==> flow/design.v <==
`timescale 1ns / 1ps
module fixed_point_linear #(
    parameter INTEGER_W = 16,
    parameter FRACTIONAL_W = 16,
    parameter VALUE_OG_WIDTH = INTEGER_W + FRACTIONAL_W,
    parameter K_WIDTH = 32,  
    parameter B_WIDTH = INTEGER_W + FRACTIONAL_W,
    parameter VALUE_OUT_WIDTH = INTEGER_W + FRACTIONAL_W,
    parameter MULT_RESULT_WIDTH = VALUE_OG_WIDTH + K_WIDTH
) (
    input  logic clk,
    input  logic rst_n,
    input  logic signed [VALUE_OG_WIDTH-1:0] value_og,
    input  logic signed [K_WIDTH-1:0] k,
    input  logic signed [B_WIDTH-1:0] b,
    input  logic                      valid_i,
    output logic                      ready_o,
    input  logic                      ready_i,
    output logic                      valid_o,
    output logic signed [VALUE_OUT_WIDTH-1:0] value_out
);
    logic signed [VALUE_OG_WIDTH-1:0] value_og_reg;
    logic signed [K_WIDTH-1:0] k_reg;
    logic signed [B_WIDTH-1:0] b_reg;
    logic signed [MULT_RESULT_WIDTH-1:0] multiplication_reg;
    logic signed [MULT_RESULT_WIDTH-1:0] scaled_mult_reg;
    logic signed [VALUE_OUT_WIDTH-1:0] value_out_reg;
    logic valid_stage1, valid_stage2, valid_stage3, valid_stage4;
    logic signed [MULT_RESULT_WIDTH-1:0] multiplication;
    logic signed [MULT_RESULT_WIDTH-1:0] scaled_mult;
    logic signed [MULT_RESULT_WIDTH-1:0] addition;
    logic signed [VALUE_OUT_WIDTH-1:0] max_positive;
    logic signed [VALUE_OUT_WIDTH-1:0] max_negative;
    assign ready_o = ~valid_stage1 || (valid_stage1 && ready_i);
    always_ff @(posedge clk) begin
        if (!rst_n) begin
            value_og_reg <= '0;
            k_reg <= '0;
            b_reg <= '0;
            valid_stage1 <= 1'b0;
        end else begin
            if (ready_o) begin  
                value_og_reg <= value_og;
                k_reg <= k;
                b_reg <= b;
                valid_stage1 <= valid_i;
            end
        end
    end
    always_ff @(posedge clk) begin
        if (!rst_n) begin
            multiplication_reg <= '0;
            valid_stage2 <= 1'b0;
        end else begin
            if (valid_stage1) begin  
                multiplication_reg <= value_og_reg * k_reg;
                valid_stage2 <= valid_stage1;
            end else begin
                valid_stage2 <= 1'b0;
            end
        end
    end
    assign multiplication = multiplication_reg;
    always_ff @(posedge clk) begin
        if (!rst_n) begin
            scaled_mult_reg <= '0;
            valid_stage3 <= 1'b0;
        end else begin
            if (valid_stage2) begin  
                scaled_mult_reg <= multiplication >>> FRACTIONAL_W;  
                valid_stage3 <= valid_stage2;
            end else begin
                valid_stage3 <= 1'b0;
            end
        end
    end
    assign scaled_mult = scaled_mult_reg;
    always_ff @(posedge clk) begin
        if (!rst_n) begin
            value_out_reg <= '0;
            valid_stage4 <= 1'b0;
        end else begin
            if (valid_stage3) begin  
                addition = scaled_mult + {{(MULT_RESULT_WIDTH-B_WIDTH){b_reg[B_WIDTH-1]}}, b_reg};
                max_positive = (1 << (VALUE_OUT_WIDTH-1)) - 1;   
                max_negative = -(1 << (VALUE_OUT_WIDTH-1));      
                if ($signed(addition) > $signed(max_positive)) begin
                    value_out_reg <= max_positive;
                end else if ($signed(addition) < $signed(1'b0)) begin
                    value_out_reg <= 0;
                end else begin
                    value_out_reg <= addition[VALUE_OUT_WIDTH-1:0];
                end
                valid_stage4 <= valid_stage3;
            end else begin
                valid_stage4 <= 1'b0;
            end
        end
    end
    always_ff @(posedge clk) begin
        if (!rst_n) begin
            valid_o <= 1'b0;
            value_out <= '0;
        end else begin
            if (ready_i) begin  
                valid_o <= valid_stage4;
                value_out <= value_out_reg;
            end
        end
    end
endmodule
`timescale 1ns / 1ps
module fifo #(
    parameter DATA_WIDTH = 32,
    parameter DEPTH = 16,
    parameter START_NUMBER = 0
)(
    input  logic clk,
    input  logic reset_n,
    output  logic [DATA_WIDTH-1:0] s_axis_tdata,
    output  logic s_axis_tvalid,
    input logic s_axis_tready,
    input logic [DATA_WIDTH-1:0] m_axis_tdata,
    input logic m_axis_tvalid,
    output  logic m_axis_tready
);
    logic [DATA_WIDTH-1:0] mem [0:DEPTH-1];
    logic [$clog2(DEPTH)-1:0] wr_ptr;
    logic [$clog2(DEPTH)-1:0] rd_ptr;
    logic [$clog2(DEPTH):0] count;
    logic full, empty;
    assign full = (count == DEPTH);
    assign empty = (count == 0);
    assign m_axis_tready = !full;  
    assign s_axis_tvalid = (!empty);
    always_ff @(posedge clk or negedge reset_n) begin
        if (!reset_n) begin
            wr_ptr <= 0;
            rd_ptr <= 0;
            count <= START_NUMBER;
            s_axis_tdata <= 0;
        end else begin
            if (m_axis_tvalid && m_axis_tready) begin
                mem[wr_ptr] <= m_axis_tdata;
                wr_ptr <= (wr_ptr == DEPTH-1) ? 0 : wr_ptr + 1;
            end
            if (s_axis_tvalid && s_axis_tready ) begin
                s_axis_tdata <= mem[rd_ptr];
                rd_ptr <= (rd_ptr == DEPTH-1) ? 0 : rd_ptr + 1;
            end
            case ({m_axis_tvalid && m_axis_tready, s_axis_tvalid && s_axis_tready})
                2'b01: count <= count - 1;   
                2'b10: count <= count + 1;   
                2'b11: count <= count;       
                default: ;                   
            endcase
        end
    end
endmodule
`timescale 1ns / 1ps
module parallel_DAC #(     
    parameter FIFO_DEPTH = 4,
    parameter DATA_WIDTH = 32,
    parameter START_NUMBER = 4       
)(
    input logic      in_clk,
    input logic      in_reset,
    input logic      in_sdo, 
    input logic [DATA_WIDTH-1:0] in_data,
    input logic      valid, 
    output logic      ready,
    output logic     out_sclk,
    output logic     out_ss,
    output logic     out_sdio,
    output logic     out_busy,
    output logic        sel_1_0,
    output logic        sel_1_1,
    output logic        sel_2_0,
    output logic        sel_2_1,
    output logic        AS2_r,
    output logic [15:0] out_data
);
    logic      in_start;
    logic [5:0] timer;
    logic sclk, sclk_buf;
    logic sdio, ss, busy;
    logic [15:0] dout;
    logic [7:0] counter_data;
    logic [3:0] timer_sclk;
    logic [5:0] timer_delay;
    logic [15:0] data;
    logic sclk_pos; assign sclk_pos = ~sclk_buf & sclk;
    logic sclk_neg; assign sclk_neg = ~sclk & sclk_buf;
    logic     data_went;
    assign data [15:0] = in_data[15:0];
    assign out_sdio = sdio;
    assign out_sclk = sclk;
    assign out_ss = ss;
    assign out_busy = busy;
    logic [2:0] sel_r;
    logic block;
    always_ff @(posedge in_clk or negedge in_reset) begin
        if(!in_reset) begin
            timer_sclk <= 4'd0;
        end else begin
            timer_sclk <= (in_start && (timer_sclk < 4'd5)) ? 
                         timer_sclk + 1 : 4'd0;
        end
    end
    always_ff @(posedge in_clk or negedge in_reset) begin
        if(!in_reset) begin
            in_start <= 'd0;
        end else if (valid && ready ) begin
            in_start <= 1'b1;
        end else if (timer_delay == 6'd30 )
            in_start <= 'd0;
    end
    always_ff @(posedge in_clk or negedge in_reset) begin
        if(!in_reset) begin
            out_data <= 'd0;
        end else if (in_start) begin
            if (timer_delay == 6'd29) begin
                out_data <= data;
            end 
        end
    end
    always_ff @(posedge in_clk or negedge in_reset) begin
        if(!in_reset) begin
            sclk <= 1'b1;
        end else begin
            if(in_start) begin
                if(timer_sclk == 4'd4 && counter_data != 8'd16) 
                    sclk <= ~sclk;
                else if(counter_data == 8'd16) 
                    sclk <= 1'b1;
            end else begin
                sclk <= 1'b1;
            end
        end
    end
    always_ff @(posedge in_clk or negedge in_reset) begin
        if(!in_reset) begin
            sclk_buf <= 1'b1;
        end else begin
            sclk_buf <= sclk;
        end
    end
    always_ff @(posedge in_clk or negedge in_reset) begin
        if(!in_reset) begin
            counter_data <= 8'd0;
        end else begin
            if(in_start) begin
                if(sclk_pos && (counter_data < 8'd16)) 
                    counter_data <= counter_data + 1;
                else if( !in_start)
                    counter_data <= 8'd0;
            end else begin
                counter_data <= 8'd0;
            end
        end
    end
    always_ff @(posedge in_clk or negedge in_reset) begin
        if(!in_reset) begin
            dout <= 16'd0;
            block <= 0;
        end else begin
            if(in_start && !block) begin
                if(counter_data == 8'd0) begin
                    dout <= in_data[31:16];
                end else if((counter_data > 0) && (counter_data < 16) && sclk_neg) begin
                    dout <= {dout[14:0], 1'b0};
                end else if(counter_data == 16)
                 block <= 1'b1;   
            end else if (!in_start) begin
                block <= 1'b0;
            end
        end
    end
        always_comb begin
        if(!in_reset) begin
            ready <= 1'b0;
        end else begin
            if (valid && !in_start) begin
                ready <= 1'b1;
            end else  begin
                ready <= 1'b0;
            end
        end
    end
    always_ff @(posedge in_clk or negedge in_reset) begin
        if(!in_reset) begin
            sdio <= 1'b0;
        end else begin
            sdio <= (in_start) ? dout[15] : 1'b0;
        end
    end
    always_ff @(posedge in_clk or negedge in_reset) begin
        if(!in_reset) begin
            timer_delay <= 6'd0;
        end else begin
            if(in_start) begin
                if((counter_data == 8'd16) && (timer_delay < 6'd30)) 
                    timer_delay <= timer_delay + 1;
                else if(counter_data != 8'd16) 
                    timer_delay <= 6'd0;
            end else begin
                timer_delay <= 6'd0;
            end
        end
    end
    always_ff @(posedge in_clk or negedge in_reset) begin
        if(!in_reset) begin
            ss <= 1'b1;
        end else begin
            ss <= (busy) ? 1'b0 : 1'b1;
        end
    end
    always_ff @(posedge in_clk or negedge in_reset) begin
        if(!in_reset) begin
            busy <= 1'b0;
            data_went <= 1'b0; 
        end else begin
            if( in_start) begin
                busy <= (timer_delay != 6'd30);          
                data_went <= (timer_delay == 6'd29); 
            end else begin
                busy <= 1'b0;
            end
        end
    end
     always_ff @(posedge in_clk) begin
    if (!in_reset) begin
        sel_r <= 'b0;
        AS2_r <= 1'b0;
    end else if (data_went) begin
            sel_r<=sel_r + 1'b1;
       end else if(sel_r == 3'b010) begin
            AS2_r <= 1'b1;
        end else if(sel_r == 3'b100) begin
            sel_r <= 'b0;
            AS2_r <= 1'b0;
        end
end
assign sel_1_0 = (sel_r == 3'b001);
assign sel_1_1 = (sel_r == 3'b010);
assign sel_2_0 = (sel_r == 3'b011);
assign sel_2_1 = (sel_r == 3'b100);
endmodule
`timescale 1ns / 1ps
module top#(       
    parameter FIFO_DEPTH = 16,
    parameter DATA_WIDTH = 32,
    parameter START_NUMBER = 0    
)(
    input  logic        GCLK,
    input  logic        OTG_RESETN,
    input  logic [DATA_WIDTH-1:0] wdatax,
    input  logic [DATA_WIDTH-1:0] wdatay,
    input  logic        validx,
    input  logic        validy,
    input  logic [DATA_WIDTH-1:0] kx_u,
    input  logic [DATA_WIDTH-1:0] bx_u,
    input  logic [DATA_WIDTH-1:0] kx_c,
    input  logic [DATA_WIDTH-1:0] bx_c,
    input  logic [DATA_WIDTH-1:0] ky_u,
    input  logic [DATA_WIDTH-1:0] by_u,
    input  logic [DATA_WIDTH-1:0] ky_c,
    input  logic [DATA_WIDTH-1:0] by_c,
    output logic        sel_1_0,
    output logic        sel_1_1,
    output logic        sel_2_0,
    output logic        sel_2_1,
    output logic        AS2_r,
    output  logic       wready,
    output logic        JB1,
    output logic        JB2,
    output logic        JB3,
    output logic        JB4,
    output logic        JB7,
    output logic        JB8,
    output logic        JB9,
    output logic        JB10,
    output logic        JA1,
    output logic        JA2,
    output logic        JA3,
    output logic        JA4,
    output logic        JA7,
    output logic        JA8,
    output logic        JA9,
    output logic        JA10,
    output logic        JC1_N,
    output logic        JC1_P,
        input logic        JC2_N,
    output logic        JC2_P,
    output logic        JC3_P
);
 assign JC1_P = 1'b0;
 logic [31:0]  in_data;
 logic  in_valid;
 logic in_ready;
    logic                  u_ready;
    logic                  u_valid;
    logic [DATA_WIDTH-1:0] u_data;
    logic                  c_ready;
    logic                  c_valid;
    logic [DATA_WIDTH-1:0] c_data;  
    logic [DATA_WIDTH-1:0] k_u;
    logic [DATA_WIDTH-1:0] b_u;
    logic [DATA_WIDTH-1:0] k_c;
    logic [DATA_WIDTH-1:0] b_c;
    logic [DATA_WIDTH-1:0] wdata;
    logic  wvalid;
    logic  store_valid;
    logic  done; 
always_ff @(posedge GCLK or negedge OTG_RESETN) begin
    if (!OTG_RESETN) begin
        store_valid <= 1'b0;
        done<= 1'b0;
    end else begin
        if (validx && validy) begin
            store_valid <= validy;
            done <= validy;
        end else if (!validx && !validy && u_valid) begin
            done <= store_valid;
            store_valid <=1'b0;
        end
    end
end
always_ff @(posedge GCLK or negedge OTG_RESETN) begin
        if (!OTG_RESETN) begin
        wdata <= '0;
        k_u <= '0;
        b_u <= '0;
        k_c <= '0;
        b_c <= '0;
        wvalid <= 1'b0;
    end else if (validx) begin
        wdata <= wdatax;
        k_u <= kx_u;
        b_u <= bx_u;
        wvalid <= validx;
    end else if (u_valid) begin
        if (store_valid) begin
            wdata <= wdatay;
            k_u <= ky_u;
            b_u <= by_u;
            k_c <= kx_c;
            b_c <= bx_c;
            wvalid <= u_valid;
        end else if (done) begin
            k_c <= ky_c;
            b_c <= by_c;
        end
    end else begin
        wdata <= '0;
        wvalid <= 1'b0;
    end
end
parallel_DAC #(
    .FIFO_DEPTH(FIFO_DEPTH),
    .DATA_WIDTH(DATA_WIDTH),
    .START_NUMBER(START_NUMBER)
)dac_inst (
    .in_clk(GCLK),
    .in_reset(OTG_RESETN),
    .in_sdo(JC2_N), 
    .in_data(in_data),
    .out_sclk(JC2_P),
    .out_ss(JC1_N),
    .out_sdio(JC3_P),
    .out_busy(),
    .AS2_r(AS2_r),
    .valid(in_valid), 
    .sel_1_0(sel_1_0),
    .sel_1_1(sel_1_1),
    .sel_2_0(sel_2_0),
    .sel_2_1(sel_2_1),
    .ready(in_ready),
    .out_data({JA1,JA2,JA3,JA4,JA7,JA8,JA9,JA10,JB1,JB2,JB3,JB4,JB7,JB8,JB9,JB10})
);
    fifo #(
        .DATA_WIDTH(DATA_WIDTH),
        .DEPTH(FIFO_DEPTH)
    ) fifo_inst (
        .clk(GCLK),
        .reset_n(OTG_RESETN),
        .s_axis_tdata(in_data),
        .s_axis_tvalid(in_valid),
        .s_axis_tready(in_ready),
        .m_axis_tdata({wdata[31:16],c_data[31:16]}),
        .m_axis_tvalid(c_valid),
        .m_axis_tready(c_ready)
    );
fixed_point_linear mult_u (
    .clk(GCLK),
    .rst_n(OTG_RESETN),
    .value_og({wdata[15:0],16'b0}),
    .k(k_u),
    .b(b_u),
    .valid_i(wvalid),
    .ready_o(wready),
    .ready_i(u_ready),
    .valid_o(u_valid),
    .value_out(u_data)
);
fixed_point_linear mult_code (
    .clk(GCLK),
    .rst_n(OTG_RESETN),
    .value_og(u_data),
    .k(k_c),
    .b(b_c),
    .valid_i(u_valid),
    .ready_o(u_ready),
    .ready_i(c_ready),
    .valid_o(c_valid),
    .value_out(c_data)
);
endmodule
Lab notebook: top

Reports on top
Module top before and after one edit of its RTL, step after step.
"before" refers to lines of the RTL above, "after" to lines of the edited file.
"diff" is "after" less "before", of the values as shown.
Cell names lack the library's common part.
{"block": "setup", "top_module": "top", "clock": "GCLK", "lib": "sky130hd", "corner": "tt_025C_1v80"}

The edit
Unified diff, file above to edited file.
A script made this edit. It changes what the design does and was not meant as an optimisation.
begin of diff
@@ -18,5 +18,5 @@
     input  logic                      ready_i,
     output logic                      valid_o,
-    output logic signed [VALUE_OUT_WIDTH-1:0] value_out
+    output logic signed [VALUE_OUT_WIDTH-2:0] value_out
 );
     logic signed [VALUE_OG_WIDTH-1:0] value_og_reg;
end of diff

Word-level counts
Yosys after proc, flatten, opt, wreduce and memory -nomap, before mapping. Print and check cells are not counted.
{"block": "word_totals", "element": "output_inout_bits", "before": 26, "after": 26, "diff": 0}
{"block": "word_totals", "element": "reg_bits", "before": 1320, "after": 1313, "diff": -7}
{"block": "word_totals", "element": "in_bits", "before": 325, "after": 325, "diff": 0}
{"block": "word_totals", "element": "wordCells", "before": 268, "after": 268, "diff": 0}
{"block": "op_classes", "element": "cmp", "before": 9, "after": 9, "diff": 0}
{"block": "op_classes", "element": "eq_ne", "before": 52, "after": 52, "diff": 0}
{"block": "op_classes", "element": "n_mux", "before": 61, "after": 61, "diff": 0}
{"block": "op_classes", "element": "n_logic", "before": 8, "after": 8, "diff": 0}
{"block": "op_classes", "element": "reduce_logical", "before": 59, "after": 59, "diff": 0}
{"block": "op_classes", "element": "multipliers", "before": 2, "after": 2, "diff": 0}
{"block": "op_classes", "element": "add_sub_neg", "before": 10, "after": 10, "diff": 0}
{"block": "ops", "operator": "32-bit two-way mux", "before": 17, "after": 13, "diff": -4}
{"block": "ops", "operator": "31-bit two-way mux", "before": 0, "after": 4, "diff": 4}
{"block": "ops", "operator": "64-bit by 32-bit greater-than comparator with 1-bit output with constant B", "before": 2, "after": 0, "diff": -2}
{"block": "ops", "operator": "64-bit by 1-bit less-than comparator with 1-bit output with constant B", "before": 2, "after": 0, "diff": -2}
{"block": "ops", "operator": "49-bit by 32-bit greater-than comparator with 1-bit output with constant B", "before": 0, "after": 2, "diff": 2}
{"block": "ops", "operator": "49-bit by 1-bit less-than comparator with 1-bit output with constant B", "before": 0, "after": 2, "diff": 2}
{"block": "ops", "operator": "48-bit by 32-bit adder with 49-bit output", "before": 2, "after": 1, "diff": -1}
{"block": "ops", "operator": "32-bit by 32-bit multiplier with 64-bit output", "before": 1, "after": 0, "diff": -1}
{"block": "ops", "operator": "47-bit by 32-bit adder with 48-bit output", "before": 0, "after": 1, "diff": 1}
{"block": "ops", "operator": "31-bit by 32-bit multiplier with 63-bit output", "before": 0, "after": 1, "diff": 1}
Unchanged operator kinds not shown: 48.

Longest topological paths
Depth = most cells in a row (Yosys ltp): at word level without a register or memory, in the mapped netlist without a sequential cell, where the memories' decode and read muxes count.
{"block": "depth", "element": "word_depth", "before": 8, "after": 8, "diff": 0}
{"block": "depth", "element": "abc_area", "before": "0", "after": "0"}
{"block": "depth", "element": "mapped_depth", "before": 30, "after": 30, "diff": 0}
{"block": "depth", "element": "mapped_depth_nobuf", "before": 29, "after": 28, "diff": -1}

Netlist
Source: synth_stat.txt of the flow (Yosys; design flattened, memories mapped). It holds for the ABC_AREA given above (unset counts as 0); a run with the other value may have another netlist.
{"block": "by_type", "cell": "inv_1", "before": 1479, "after": 1601, "diff": 122}
{"block": "by_type", "cell": "a21oi_1", "before": 514, "after": 560, "diff": 46}
{"block": "by_type", "cell": "nor2b_1", "before": 73, "after": 31, "diff": -42}
{"block": "by_type", "cell": "fa_1", "before": 1570, "after": 1535, "diff": -35}
{"block": "by_type", "cell": "and2_1", "before": 727, "after": 699, "diff": -28}
{"block": "by_type", "cell": "a21o_1", "before": 95, "after": 121, "diff": 26}
{"block": "by_type", "cell": "a31oi_1", "before": 46, "after": 20, "diff": -26}
{"block": "by_type", "cell": "clkbuf_1", "before": 547, "after": 522, "diff": -25}
{"block": "by_type", "cell": "xnor2_1", "before": 123, "after": 99, "diff": -24}
{"block": "by_type", "cell": "mux2i_1", "before": 346, "after": 324, "diff": -22}
{"block": "by_type", "cell": "nor2_1", "before": 354, "after": 375, "diff": 21}
{"block": "by_type", "cell": "o21ai_0", "before": 300, "after": 317, "diff": 17}
{"block": "by_type", "cell": "edfxtp_1", "before": 512, "after": 496, "diff": -16}
{"block": "by_type", "cell": "nand3_1", "before": 80, "after": 91, "diff": 11}
{"block": "by_type", "cell": "a21boi_0", "before": 17, "after": 6, "diff": -11}
{"block": "by_type", "cell": "a311oi_1", "before": 15, "after": 4, "diff": -11}
{"block": "by_type", "cell": "a211oi_1", "before": 23, "after": 32, "diff": 9}
{"block": "by_type", "cell": "and2_0", "before": 0, "after": 9, "diff": 9}
Unchanged cell types not shown: 15.
Not every row of either side is listed.
{"block": "mapped", "element": "synth_area_um2", "before": 104390.1, "after": 103113.9, "diff": -1276.2}
{"block": "mapped", "element": "n_buf", "before": 591, "after": 568, "diff": -23}
{"block": "mapped", "element": "cells", "before": 10311, "after": 10350, "diff": 39}
{"block": "mapped", "element": "ffs", "before": 1256, "after": 1231, "diff": -25}
{"block": "mapped", "element": "seqArea_um2", "before": 31604.1, "after": 30933.4, "diff": -670.7}
By module: a second synthesis without flattening, with its own total; a netlist apart from the flattened one above.
{"block": "unflattened", "element": "hier_cells", "before": 12527, "after": 12485, "diff": -42}
{"block": "unflattened", "element": "hier_area_um2", "before": 126635.2, "after": 127971.5, "diff": 1336.3}
Each row is one instance without its submodules.
{"block": "modules_before", "mod": "fixed_point_linear", "seq_area_um2": 5225.0, "instances": 2, "cells": 5142, "mod_area_um2": 47088.9}
{"block": "modules_before", "mod": "fifo", "seq_area_um2": 16500.8, "instances": 1, "cells": 1340, "mod_area_um2": 21604.5}
{"block": "modules_before", "mod": "top", "seq_area_um2": 4078.9, "instances": 1, "cells": 639, "mod_area_um2": 7941.4}
{"block": "modules_before", "mod": "parallel_DAC", "seq_area_um2": 1535.2, "instances": 1, "cells": 264, "mod_area_um2": 2911.5}
{"block": "modules_after", "mod": "fixed_point_linear", "seq_area_um2": 5185.0, "instances": 2, "cells": 5121, "mod_area_um2": 47757.1}
{"block": "modules_after", "mod": "fifo", "seq_area_um2": 16500.8, "instances": 1, "cells": 1340, "mod_area_um2": 21604.5}
{"block": "modules_after", "mod": "top", "seq_area_um2": 4078.9, "instances": 1, "cells": 639, "mod_area_um2": 7941.4}
{"block": "modules_after", "mod": "parallel_DAC", "seq_area_um2": 1535.2, "instances": 1, "cells": 264, "mod_area_um2": 2911.5}

Worst setup path after synthesis
Source: OpenSTA report_checks on the synthesized netlist (no wires, ideal clock, input and output delay 20% of the period each), path of least setup slack; recovery checks are left aside. Register names are those of the netlist, which keeps one name where synthesis merged equal registers.
{"block": "synth_timing", "element": "kind", "before": "register to register", "after": "register to register"}
{"block": "synth_timing", "element": "from", "before": "reg mult_code.k_reg[2]", "after": "reg mult_code.k_reg[31]"}
{"block": "synth_timing", "element": "to", "before": "reg mult_code.multiplication_reg[60]", "after": "reg mult_code.multiplication_reg[62]"}
{"block": "synth_timing", "element": "t_required_ns", "before": 9.876, "after": 9.868, "diff": -0.008}
{"block": "synth_timing", "element": "setup_time_ns", "before": 0.124, "after": 0.132, "diff": 0.008}
{"block": "synth_timing", "element": "t_arrival_ns", "before": 7.679, "after": 7.702, "diff": 0.023}
{"block": "synth_timing", "element": "launch_ns", "before": 0.000, "after": 0.000, "diff": 0.000}
{"block": "synth_timing", "element": "n_path_buf", "before": 1, "after": 2, "diff": 1}
{"block": "synth_timing", "element": "path_slack_ns", "before": 2.197, "after": 2.166, "diff": -0.031}
{"block": "synth_timing", "element": "stages", "before": 27, "after": 31, "diff": 4}
{"block": "synth_timing", "element": "period_ns", "before": 10.0, "after": 10.0, "diff": 0.0}
{"block": "synth_timing", "element": "delay_ns", "before": 7.803, "after": 7.834, "diff": 0.031}
{"block": "synth_timing", "element": "synth_period_reached_ns", "before": 7.803, "after": 7.834, "diff": 0.031}
"delay_ns" = arrival - input delay + setup time.
"stages" counts driving pins, that of a launching flip-flop among them; a cell with two outputs on the path counts twice.
"synth_period_reached_ns" = period - worst setup slack (recovery checks aside). The figure is calculated, with input and output delays left at 20% of the set period.
The rows between start and end are the longest chain of elaborated cells between them; the timing report does not say that the signal goes this way. Where chains are equally long, one stands for them.
A line is the first line of the expression or statement that the cell stems from. Yosys adds cells for indexed reads and writes and turns some case tables into memories.
{"block": "synth_via_before", "cell_sequence": "dfxtp_1 > clkbuf_1 > nand2_1 > inv_1 > fa_1 > fa_1 > fa_1 > fa_1 > inv_1 > fa_1 > inv_1 > fa_1 > inv_1 > fa_1 > inv_1 > fa_1 > ha_1 > a21o_1 > a21oi_1 > and3_1 > o211ai_1 > a41oi_1 > nand3b_1 > o21ai_0 > a21o_1 > a211oi_1 > o31ai_1", "elab_chain_cells": 1, "cells_between": 1, "cone_lines": 1, "classes_between": "1 x mul"}
{"block": "synth_rtl_before", "element": "from (decl)", "line": 23, "rtl": "logic signed [K_WIDTH-1:0] k_reg;"}
{"block": "synth_rtl_before", "element": "from (assign)", "line": 38, "rtl": "k_reg <= '0;"}
{"block": "synth_rtl_before", "element": "from (assign)", "line": 44, "rtl": "k_reg <= k;"}
{"block": "synth_rtl_before", "element": "32-bit by 32-bit multiplier with 64-bit output", "line": 56, "rtl": "multiplication_reg <= value_og_reg * k_reg;"}
{"block": "synth_rtl_before", "element": "to (assign)", "line": 52, "rtl": "multiplication_reg <= '0;"}
{"block": "synth_rtl_before", "element": "to (assign)", "line": 56}
{"block": "synth_rtl_before", "element": "to (decl)", "line": 25, "rtl": "logic signed [MULT_RESULT_WIDTH-1:0] multiplication_reg;"}
{"block": "synth_via_after", "cell_sequence": "dfxtp_1 > clkbuf_1 > nand2_1 > inv_1 > fa_1 > inv_1 > fa_1 > inv_1 > fa_1 > fa_1 > inv_1 > fa_1 > inv_1 > fa_1 > inv_1 > fa_1 > fa_1 > inv_1 > ha_1 > clkbuf_1 > a21o_1 > a21o_1 > a21o_1 > a21o_1 > a21o_1 > a21o_1 > a21oi_1 > o31ai_1 > a21oi_1 > xnor2_1 > a21oi_1", "elab_chain_cells": 1, "cells_between": 1, "cone_lines": 1, "classes_between": "1 x mul"}
{"block": "synth_rtl_after", "element": "from (decl)", "line": 23, "rtl": "logic signed [K_WIDTH-1:0] k_reg;"}
{"block": "synth_rtl_after", "element": "from (assign)", "line": 38, "rtl": "k_reg <= '0;"}
{"block": "synth_rtl_after", "element": "from (assign)", "line": 44, "rtl": "k_reg <= k;"}
{"block": "synth_rtl_after", "element": "31-bit by 32-bit multiplier with 63-bit output", "line": 56, "rtl": "multiplication_reg <= value_og_reg * k_reg;"}
{"block": "synth_rtl_after", "element": "to (assign)", "line": 52, "rtl": "multiplication_reg <= '0;"}
{"block": "synth_rtl_after", "element": "to (assign)", "line": 56}
{"block": "synth_rtl_after", "element": "to (decl)", "line": 25, "rtl": "logic signed [MULT_RESULT_WIDTH-1:0] multiplication_reg;"}

Worst path after layout
From the final timing report of the runs of pair 1: the path of least setup slack in the routed layout; clock arrival at registers is part of the times.
{"block": "layout_timing", "element": "kind", "before": "register to register", "after": "register to register"}
{"block": "layout_timing", "element": "from", "before": "reg mult_code.value_og_reg[4]", "after": "reg mult_code.k_reg[6]"}
{"block": "layout_timing", "element": "to", "before": "reg mult_code.multiplication_reg[61]", "after": "reg mult_code.multiplication_reg[59]"}
{"block": "layout_timing", "element": "t_required_ns", "before": 10.18, "after": 10.20, "diff": 0.02}
{"block": "layout_timing", "element": "launch_ns", "before": 0.78, "after": 0.80, "diff": 0.02}
{"block": "layout_timing", "element": "path_slack_ns", "before": 0.58, "after": 0.43, "diff": -0.15}
{"block": "layout_timing", "element": "t_arrival_ns", "before": 9.60, "after": 9.77, "diff": 0.17}
{"block": "layout_timing", "element": "n_path_buf", "before": 2, "after": 3, "diff": 1}
{"block": "layout_timing", "element": "period_ns", "before": 9.53, "after": 9.53, "diff": 0.00}
{"block": "layout_timing", "element": "setup_time_ns", "before": 0.13, "after": 0.11, "diff": -0.02}
{"block": "layout_timing", "element": "stages", "before": 29, "after": 30, "diff": 1}
The rows between start and end are the longest chain of elaborated cells between them; the timing report does not say that the signal goes this way. Where chains are equally long, one stands for them.
{"block": "layout_via_before", "cell_sequence": "dfxtp_1 > and2_1 > fa_1 > fa_1 > fa_1 > inv_1 > fa_1 > inv_1 > fa_1 > inv_1 > fa_1 > inv_1 > fa_1 > fa_1 > ha_1 > nand4_1 > a21oi_1 > nor3_1 > a21boi_1 > o2111ai_1 > a211oi_1 > buf_4 > a211oi_1 > o21ai_1 > buf_4 > a311oi_1 > xnor2_1 > mux2i_1 > nor2_1", "elab_chain_cells": 1, "cells_between": 1, "cone_lines": 1, "classes_between": "1 x mul"}
{"block": "layout_rtl_before", "element": "from (decl)", "line": 22, "rtl": "logic signed [VALUE_OG_WIDTH-1:0] value_og_reg;"}
{"block": "layout_rtl_before", "element": "from (assign)", "line": 37, "rtl": "value_og_reg <= '0;"}
{"block": "layout_rtl_before", "element": "from (assign)", "line": 43, "rtl": "value_og_reg <= value_og;"}
{"block": "layout_rtl_before", "element": "32-bit by 32-bit multiplier with 64-bit output", "line": 56, "rtl": "multiplication_reg <= value_og_reg * k_reg;"}
{"block": "layout_rtl_before", "element": "to (assign)", "line": 52, "rtl": "multiplication_reg <= '0;"}
{"block": "layout_rtl_before", "element": "to (assign)", "line": 56}
{"block": "layout_rtl_before", "element": "to (decl)", "line": 25, "rtl": "logic signed [MULT_RESULT_WIDTH-1:0] multiplication_reg;"}
{"block": "layout_via_after", "cell_sequence": "dfxtp_1 > buf_4 > nand2_1 > fa_1 > inv_1 > fa_1 > fa_1 > inv_1 > fa_1 > inv_1 > fa_1 > ha_1 > fa_1 > inv_1 > fa_1 > inv_1 > ha_1 > a22oi_1 > nand2_1 > o311ai_0 > buf_4 > a211oi_1 > o31ai_1 > o21ai_0 > buf_4 > o31a_1 > a21o_1 > a21oi_1 > nor3_1 > a311o_1", "elab_chain_cells": 1, "cells_between": 1, "cone_lines": 1, "classes_between": "1 x mul"}
{"block": "layout_rtl_after", "element": "from (decl)", "line": 23, "rtl": "logic signed [K_WIDTH-1:0] k_reg;"}
{"block": "layout_rtl_after", "element": "from (assign)", "line": 38, "rtl": "k_reg <= '0;"}
{"block": "layout_rtl_after", "element": "from (assign)", "line": 44, "rtl": "k_reg <= k;"}
{"block": "layout_rtl_after", "element": "31-bit by 32-bit multiplier with 63-bit output", "line": 56, "rtl": "multiplication_reg <= value_og_reg * k_reg;"}
{"block": "layout_rtl_after", "element": "to (assign)", "line": 52, "rtl": "multiplication_reg <= '0;"}
{"block": "layout_rtl_after", "element": "to (assign)", "line": 56}
{"block": "layout_rtl_after", "element": "to (decl)", "line": 25, "rtl": "logic signed [MULT_RESULT_WIDTH-1:0] multiplication_reg;"}

Measured runs
Runs of the flow (Yosys, OpenROAD) on both versions; the two runs of a pair have the same settings. The constraints put input and output delay at 20% of the set period each and load the outputs with 0.01 pF.
{"block": "settings_pair_1", "CORE_UTILIZATION": 40, "PLACE_DENSITY": 0.6, "period_ns": 9.53, "CAP_MARGIN": 20, "CORE_MARGIN": 2, "SLEW_MARGIN": 20}
{"block": "results_pair_1", "element": "timing.achieved_period_ns", "before": 8.945, "after": 9.099, "diff": 0.154}
{"block": "results_pair_1", "element": "final_util_pct", "before": 44.9, "after": 44.8, "diff": -0.1}
{"block": "results_pair_1", "element": "hold_ws_ns", "before": 0.358, "after": 0.367, "diff": 0.009}
{"block": "results_pair_1", "element": "setup_tns_ns", "before": 0.000, "after": 0.000, "diff": 0.000}
{"block": "results_pair_1", "element": "final_setup_ws_ns", "before": 0.585, "after": 0.431, "diff": -0.154}
{"block": "results_pair_1", "element": "die_um2", "before": 265076.0, "after": 261862.0, "diff": -3214.0}
{"block": "results_pair_1", "element": "yosys_chip_area_um2", "before": 104390.1, "after": 103113.9, "diff": -1276.2}
{"block": "results_pair_1", "element": "finish.stdcell_area_um2", "before": 116546.0, "after": 115085.0, "diff": -1461.0}
{"block": "results_pair_1", "element": "design_power_mw", "before": 15.691, "after": 15.063, "diff": -0.628}
{"block": "settings_pair_2", "CAP_MARGIN": 25, "CORE_ASPECT_RATIO": 0.67, "CORE_UTILIZATION": 63, "GPL_ROUTABILITY_DRIVEN": 1, "GPL_TIMING_DRIVEN": 0, "MAX_ROUTING_LAYER": "met5", "PLACE_DENSITY_LB_ADDON": 0.28, "SLEW_MARGIN": 5, "period_ns": 11.8, "CORE_MARGIN": 2}
{"block": "results_pair_2", "element": "timing.achieved_period_ns", "before": 10.464, "after": 10.232, "diff": -0.232}
{"block": "results_pair_2", "element": "final_util_pct", "before": 70.6, "after": 70.7, "diff": 0.1}
{"block": "results_pair_2", "element": "hold_ws_ns", "before": 0.373, "after": 0.397, "diff": 0.024}
{"block": "results_pair_2", "element": "setup_tns_ns", "before": 0.000, "after": 0.000, "diff": 0.000}
{"block": "results_pair_2", "element": "final_setup_ws_ns", "before": 1.336, "after": 1.568, "diff": 0.232}
{"block": "results_pair_2", "element": "die_um2", "before": 169038.0, "after": 166990.0, "diff": -2048.0}
{"block": "results_pair_2", "element": "yosys_chip_area_um2", "before": 104390.1, "after": 103113.9, "diff": -1276.2}
{"block": "results_pair_2", "element": "finish.stdcell_area_um2", "before": 116408.0, "after": 114854.0, "diff": -1554.0}
{"block": "results_pair_2", "element": "design_power_mw", "before": 12.640, "after": 12.617, "diff": -0.023}
"timing.achieved_period_ns" = clock period - worst setup slack. The figure is calculated, with input and output delays left at 20% of the set period.
"design_power_mw" rests on the timing tool's default activity at the inputs, not on a simulated workload.
